==> flow/design.v <==
module cordic #(parameter WIDTH = 32, ITER = 16)(
    input clk,
    input rst,
    input start,
    input mode,  
    input signed [WIDTH-1:0] x_in,
    input signed [WIDTH-1:0] y_in,
    input signed [WIDTH-1:0] z_in,
    output reg signed [WIDTH-1:0] x_out,
    output reg signed [WIDTH-1:0] y_out,
    output reg signed [WIDTH-1:0] z_out,
    output reg done
);
    localparam signed [WIDTH-1:0] K = 32'sd19898;   
    localparam IDLE = 2'd0, PROCESS = 2'd1, DONE = 2'd2;
    reg signed [WIDTH-1:0] x, y, z;
    reg [4:0] i;
    reg [1:0] state;
    reg mode_r;  
    function signed [WIDTH-1:0] atan_table;
        input [3:0] idx;
        case (idx)
            4'd0:  atan_table = 32'sd25736;
            4'd1:  atan_table = 32'sd15192;
            4'd2:  atan_table = 32'sd8027;
            4'd3:  atan_table = 32'sd4074;
            4'd4:  atan_table = 32'sd2045;
            4'd5:  atan_table = 32'sd1023;
            4'd6:  atan_table = 32'sd511;
            4'd7:  atan_table = 32'sd256;
            4'd8:  atan_table = 32'sd128;
            4'd9:  atan_table = 32'sd64;
            4'd10: atan_table = 32'sd32;
            4'd11: atan_table = 32'sd16;
            4'd12: atan_table = 32'sd8;
            4'd13: atan_table = 32'sd4;
            4'd14: atan_table = 32'sd2;
            default: atan_table = 32'sd1;
        endcase
    endfunction
    always @(posedge clk or posedge rst) begin
        if (rst) begin
            state <= IDLE;
            done <= 0;
            x <= 0; y <= 0; z <= 0;
            x_out <= 0; y_out <= 0; z_out <= 0;
            i <= 0;
            mode_r <= 0;
        end 
        else begin
            case (state)
                IDLE: begin
                    done <= 0;
                    if (start) begin
                        x <= mode ? x_in : K;
                        y <= mode ? y_in : 0;
                        z <= mode ? 0 : z_in;
                        mode_r <= mode;
                        i <= 0;
                        state <= PROCESS;
                    end
                end
                PROCESS: begin
                    if (i < ITER) begin
                        if ((mode_r == 0 && z >= 0) || (mode_r == 1 && y < 0)) begin
                            x <= x - (y >>> i);
                            y <= y + (x >>> i);
                            z <= z - atan_table(i[3:0]);
                        end 
                        else begin
                            x <= x + (y >>> i);
                            y <= y - (x >>> i);
                            z <= z + atan_table(i[3:0]);
                        end
                        i <= i + 1;
                    end 
                    else begin
                        x_out <= x;
                        y_out <= y;
                        z_out <= z;
                        done <= 1;
                        state <= DONE;
                    end
                end
                DONE: begin
                    done <= 0;      
                    state <= IDLE;   
                end
            endcase
        end
    end
endmodule
== From RTL to reports: cordic ==
The steps from the RTL of cordic to its reports follow in flow order.
Lines are those of the file above, counted from 1.
Cell names lack the library's common part.
Not given: n/a

* Top module: cordic
* Clock input: clk
* Cell library: sky130hd
* Corner: tt_025C_1v80

== Word level ==
Counts by Yosys on the flattened word-level netlist (proc, flatten, opt, wreduce; memories kept). Register bits leave out memories and registers merged into their read ports (data or address). Print and check cells are left out.
Memory sizes are those after Yosys's memory passes, which may raise the word count (mostly to a power of two), join words into wider ones and drop unused or constant bits.

* Shift operators: 2
* Eq/ne operators: 5
* Magnitude comparators: 3
* Muxes and demuxes: 29
* $add $sub $neg: 7
* Reductions and logical operators: 13
* Bitwise gates (word level): 2

{| class="wikitable"
|+ Operators by type and width
! operator !! number
|-
| 2-to-1 mux 32 bit || 18
|-
| parallel mux 32 bit (select 2 bit) || 3
|-
| adder 32 bit || 3
|-
| subtractor 32 bit || 3
|-
| >>> shifter 32 x 5 -> 32 bit || 2
|-
| greater-or-equal comparator 32 x 1 -> 1 bit with constant B || 1
|-
| less-than comparator 32 x 1 -> 1 bit with constant B || 1
|-
| parallel mux 5 bit (select 2 bit) || 1
|-
| 2-to-1 mux 5 bit || 2
|-
| inequality test 2 bit with constant B || 3
|-
| AND reduction 2 bit || 3
|-
| AND reduction 3 bit || 2
|-
| parallel mux 2 bit (select 3 bit) || 1
|-
| adder 5 x 1 -> 5 bit with constant B || 1
|-
| less-than comparator 5 bit with constant B || 1
|-
| nonzero test 2 bit || 2
|-
| 2-to-1 mux 2 bit || 2
|-
| nonzero test 3 bit || 1
|-
| logical AND 1 bit || 2
|-
| NOT 1 bit || 2
|-
| == test 2 x 1 -> 1 bit with constant B || 1
|-
| == test 2 bit with constant B || 1
|-
| logical NOT 2 bit || 1
|-
| OR reduction 2 bit || 1
|-
| parallel mux 1 bit (select 2 bit) || 1
|-
| logical OR 1 bit || 1
|-
| 2-to-1 mux 1 bit || 1
|}

* Register bits: 201
* ROM bits: 480
* Memories kept: 2

{| class="wikitable"
|+ Memory list
! memory !! depth !! bits a word !! rd ports !! wr ports !! line !! RTL
|-
| (no name shown) || 16 || 15 || 1 || 0 || 22 || <nowiki>case (idx)</nowiki>
|-
| (no name shown) || 16 || 15 || 1 || 0 || 22 ||
|}

== Longest topological paths ==
Longest topological path by Yosys (ltp), each cell counted once; first at word level (registers and memories cut), then after technology mapping (sequential cells cut; the memories' decode and read muxes count).

* Word-level depth: 10
* ABC_AREA: 0
* Mapped depth: 28
* Mapped depth without buffers: 24

== Synthesis result ==
Yosys stat after the flow's synthesis: flattened, memories mapped to cells. It holds for the ABC_AREA given above (unset counts as 0); a run with the other value may have another netlist.
The area totals of this step are shown rounded.

{| class="wikitable"
|+ Cell types
! cell !! number
|-
| dfrtp_1 || 201
|-
| ha_1 || 112
|-
| mux2_2 || 123
|-
| mux4_2 || 58
|-
| nor2_1 || 214
|-
| xnor2_1 || 89
|-
| a21oi_1 || 149
|-
| nand2_1 || 187
|-
| o21ai_0 || 130
|-
| a221oi_1 || 69
|-
| mux2i_1 || 57
|-
| xor2_1 || 59
|-
| a21o_1 || 45
|-
| clkbuf_1 || 86
|-
| o22ai_1 || 34
|-
| nand2b_1 || 33
|-
| mux4_1 || 6
|-
| o31ai_1 || 21
|}

Not listed: further types 76, cells in them 414.

* Cell area after synthesis: 18900 µm²
* Cells in the netlist: 2087
* Mapped flip-flops: 202
* Sequential part of the area: 5060 µm²

== Path before layout ==
Source: OpenSTA report_checks on the synthesized netlist (no wires, ideal clock, input and output delay 20% of the period each), path of least setup slack; recovery checks are left aside. Register names are those of the netlist, which keeps one name where synthesis merged equal registers.

* Path kind: reg2reg
* From: reg i[0]
* To: reg y[31]
* Setup time: 0.130 ns
* Data arrival time: 5.917 ns
* Launch time at the first pin: 0.000 ns
* Clock period: 7.0 ns
* Stages on the path: 27
* Delay of the path: 6.047 ns
* Slack: 0.953 ns
* Synthesis period reached: 6.047 ns

"delay of the path" is the arrival time less input delay plus setup time.
"stages on the path" counts driving pins, that of a launching flip-flop among them; a cell with two outputs on the path counts twice.
"synthesis period reached" is the clock period less the worst setup slack; recovery checks do not enter. This is arithmetic on one report: input and output delays are still those of the set period (20% each).
Between the ends stands the longest chain of elaborated cells between them, by number of cells; it is not shown to be the way that was timed. Of several equally long chains one is given.
A line is the first line of the expression or statement that the cell stems from. Yosys adds cells for indexed reads and writes and turns some case tables into memories.
A register here has more assigning lines than the two given.

* Cells stage by stage: dfrtp_1 buf_6 buf_12 buf_12 buf_6 buf_6 mux2_1 a221oi_2 o221ai_1 o211ai_1 ha_1 inv_1 or4_1 o41ai_1 xnor2_1 ha_1 and4_1 a221oi_1 o31ai_1 o31a_1 a211oi_1 a21oi_1 a21oi_1 o221ai_1 a21oi_1 xnor2_1 o21ai_1
* Length of the longest elaborated chain: 5

{| class="wikitable"
|+ RTL lines, path post-synthesis
! item !! line !! RTL
|-
| from (decl) || 17 || <nowiki>reg [4:0] i;</nowiki>
|-
| from (assign) || 47 || <nowiki>i <= 0;</nowiki>
|-
| from (assign) || 75 || <nowiki>i <= i + 1;</nowiki>
|-
| >>> shifter 32 x 5 -> 32 bit || 72 || <nowiki>y <= y - (x >>> i);</nowiki>
|-
| subtractor 32 bit || 72 ||
|-
| 2-to-1 mux 32 bit || 65 || <nowiki>if ((mode_r == 0 && z >= 0) || (mode_r == 1 && y < 0)) begin</nowiki>
|-
| 2-to-1 mux 32 bit || 64 || <nowiki>if (i < ITER) begin</nowiki>
|-
| parallel mux 32 bit (select 2 bit) || 51 || <nowiki>case (state)</nowiki>
|-
| to (assign) || 56 || <nowiki>y <= mode ? y_in : 0;</nowiki>
|-
| to (assign) || 67 || <nowiki>y <= y + (x >>> i);</nowiki>
|-
| to (decl) || 16 || <nowiki>reg signed [WIDTH-1:0] x, y, z;</nowiki>
|}

== Worst path after layout ==
Path of least setup slack in the final report of run 3 (OpenROAD, finished layout, wires in). Where an end is a register, its clock arrival counts in the times.

* Path kind: reg2reg
* From: reg i[0]
* To: reg x[30]
* Data arrival time: 6.57 ns
* Stages on the path: 21
* Clock period: 6.14 ns
* Slack: 0.00 ns
* Launch time at the first pin: 0.58 ns
* Setup time: 0.15 ns

Between the ends stands the longest chain of elaborated cells between them, by number of cells; it is not shown to be the way that was timed. Of several equally long chains one is given.
A register here has more assigning lines than the two given.

* Cells stage by stage: dfrtp_4 buf_16 mux2_2 mux4_2 o221ai_2 buf_4 and3_1 nand3_1 o21ai_0 xor2_1 ha_1 o21ai_0 nor2b_1 or3_1 o21a_1 o31ai_1 o31a_1 o31a_1 nor4_1 a41oi_1 a31oi_1
* Length of the longest elaborated chain: 5

{| class="wikitable"
|+ RTL lines, path post-layout
! item !! line !! RTL
|-
| from (decl) || 17 || <nowiki>reg [4:0] i;</nowiki>
|-
| from (assign) || 47 || <nowiki>i <= 0;</nowiki>
|-
| from (assign) || 75 || <nowiki>i <= i + 1;</nowiki>
|-
| >>> shifter 32 x 5 -> 32 bit || 71 || <nowiki>x <= x + (y >>> i);</nowiki>
|-
| adder 32 bit || 71 ||
|-
| 2-to-1 mux 32 bit || 65 || <nowiki>if ((mode_r == 0 && z >= 0) || (mode_r == 1 && y < 0)) begin</nowiki>
|-
| 2-to-1 mux 32 bit || 64 || <nowiki>if (i < ITER) begin</nowiki>
|-
| parallel mux 32 bit (select 2 bit) || 51 || <nowiki>case (state)</nowiki>
|-
| to (assign) || 55 || <nowiki>x <= mode ? x_in : K;</nowiki>
|-
| to (assign) || 66 || <nowiki>x <= x - (y >>> i);</nowiki>
|-
| to (decl) || 16 || <nowiki>reg signed [WIDTH-1:0] x, y, z;</nowiki>
|}

==> runs of cordic <==
Settings and measured results of 6 stored flow runs for module cordic (sky130hd), not sorted in any way. The constraints put input and output delay at 20% of the set period each and load the outputs with 0.01 pF.
"critical setup path time": the worst setup path's part of the clock period (all of it between registers, 20% less for each end at a port) less its slack. A launch clock that arrives late makes it longer, a capture clock that arrives late makes it shorter.
Measured values are rounded.

=== Run 1 ===
{| class="wikitable"
! Setting !! Value
|-
| ABC_AREA || 1
|-
| CELL_PAD_IN_SITES_DETAIL_PLACEMENT || 1
|-
| CORE_UTILIZATION || 63
|-
| GPL_ROUTABILITY_DRIVEN || 0
|-
| MAX_ROUTING_LAYER || met4
|-
| MIN_ROUTING_LAYER || met1
|-
| SETUP_SLACK_MARGIN || 1.53
|-
| period_ns || 7.0
|-
| CAP_MARGIN || 20
|-
| CORE_MARGIN || 2
|-
| SLEW_MARGIN || 20
|}
Incomplete, placement halted on DPL-0033.

=== Run 2 ===
{| class="wikitable"
! Setting !! Value
|-
| ABC_AREA || 1
|-
| CELL_PAD_IN_SITES_DETAIL_PLACEMENT || 1
|-
| CORE_UTILIZATION || 63
|-
| GPL_ROUTABILITY_DRIVEN || 1
|-
| HOLD_SLACK_MARGIN || 0.08
|-
| MAX_ROUTING_LAYER || met4
|-
| MIN_ROUTING_LAYER || met1
|-
| PLACE_DENSITY || 0.57
|-
| SETUP_SLACK_MARGIN || 1.53
|-
| period_ns || 7.0
|-
| CAP_MARGIN || 20
|-
| CORE_MARGIN || 2
|-
| SLEW_MARGIN || 20
|}
Incomplete, placement halted on DPL-0033.

=== Run 3 ===
{| class="wikitable"
! Setting !! Value
|-
| CAP_MARGIN || 10
|-
| CORE_UTILIZATION || 25
|-
| CTS_CLUSTER_SIZE || 69
|-
| MAX_ROUTING_LAYER || met4
|-
| MIN_ROUTING_LAYER || met2
|-
| PLACE_DENSITY_LB_ADDON || 0.08
|-
| SETUP_SLACK_MARGIN || -0.32
|-
| period_ns || 6.14
|-
| CORE_MARGIN || 2
|-
| SLEW_MARGIN || 20
|-
! Result !! Value
|-
| Netlist area reported by Yosys || 18900 µm²
|-
| Die area || 77600 µm²
|-
| Standard-cell area of the final layout || 24700 µm²
|-
| Worst setup slack after layout || -0.001 ns
|-
| Setup total negative slack || -0.001 ns
|-
| Critical setup path time || 6.14 ns
|-
| Critical path kind || reg2reg
|}

=== Run 4 ===
{| class="wikitable"
! Setting !! Value
|-
| CORE_UTILIZATION || 40
|-
| period_ns || 4.73
|-
| CAP_MARGIN || 20
|-
| CORE_MARGIN || 2
|-
| SLEW_MARGIN || 20
|-
! Result !! Value
|-
| Netlist area reported by Yosys || 18900 µm²
|-
| Die area || 48900 µm²
|-
| Standard-cell area of the final layout || 29500 µm²
|-
| Worst setup slack after layout || -0.932 ns
|-
| Setup total negative slack || -28.6 ns
|-
| Critical setup path time || 5.66 ns
|-
| Critical path kind || reg2reg
|}

=== Run 5 ===
{| class="wikitable"
! Setting !! Value
|-
| CORE_MARGIN || 3
|-
| CORE_UTILIZATION || 38
|-
| CTS_CLUSTER_DIAMETER || 321
|-
| HOLD_SLACK_MARGIN || 0.25
|-
| MIN_ROUTING_LAYER || met2
|-
| PLACE_DENSITY_LB_ADDON || 0.16
|-
| SETUP_SLACK_MARGIN || -0.25
|-
| TNS_END_PERCENT || 95
|-
| period_ns || 6.85
|-
| CAP_MARGIN || 20
|-
| SLEW_MARGIN || 20
|-
! Result !! Value
|-
| Netlist area reported by Yosys || 18900 µm²
|-
| Die area || 52300 µm²
|-
| Standard-cell area of the final layout || 23000 µm²
|-
| Worst setup slack after layout || 0.291 ns
|-
| Setup total negative slack || 0.000 ns
|-
| Critical setup path time || 6.56 ns
|-
| Critical path kind || reg2reg
|}

=== Run 6 ===
{| class="wikitable"
! Setting !! Value
|-
| ABC_AREA || 0
|-
| CAP_MARGIN || 25
|-
| CELL_PAD_IN_SITES_DETAIL_PLACEMENT || 1
|-
| CELL_PAD_IN_SITES_GLOBAL_PLACEMENT || 3
|-
| CORE_ASPECT_RATIO || 1.92
|-
| CORE_UTILIZATION || 48
|-
| CTS_CLUSTER_DIAMETER || 67
|-
| GPL_ROUTABILITY_DRIVEN || 0
|-
| GPL_TIMING_DRIVEN || 0
|-
| MAX_ROUTING_LAYER || met4
|-
| PLACE_DENSITY_LB_ADDON || 0.2
|-
| SLEW_MARGIN || 30
|-
| TNS_END_PERCENT || 65
|-
| period_ns || 7.1
|-
| CORE_MARGIN || 2
|}
Incomplete, placement halted on FLW-0024.
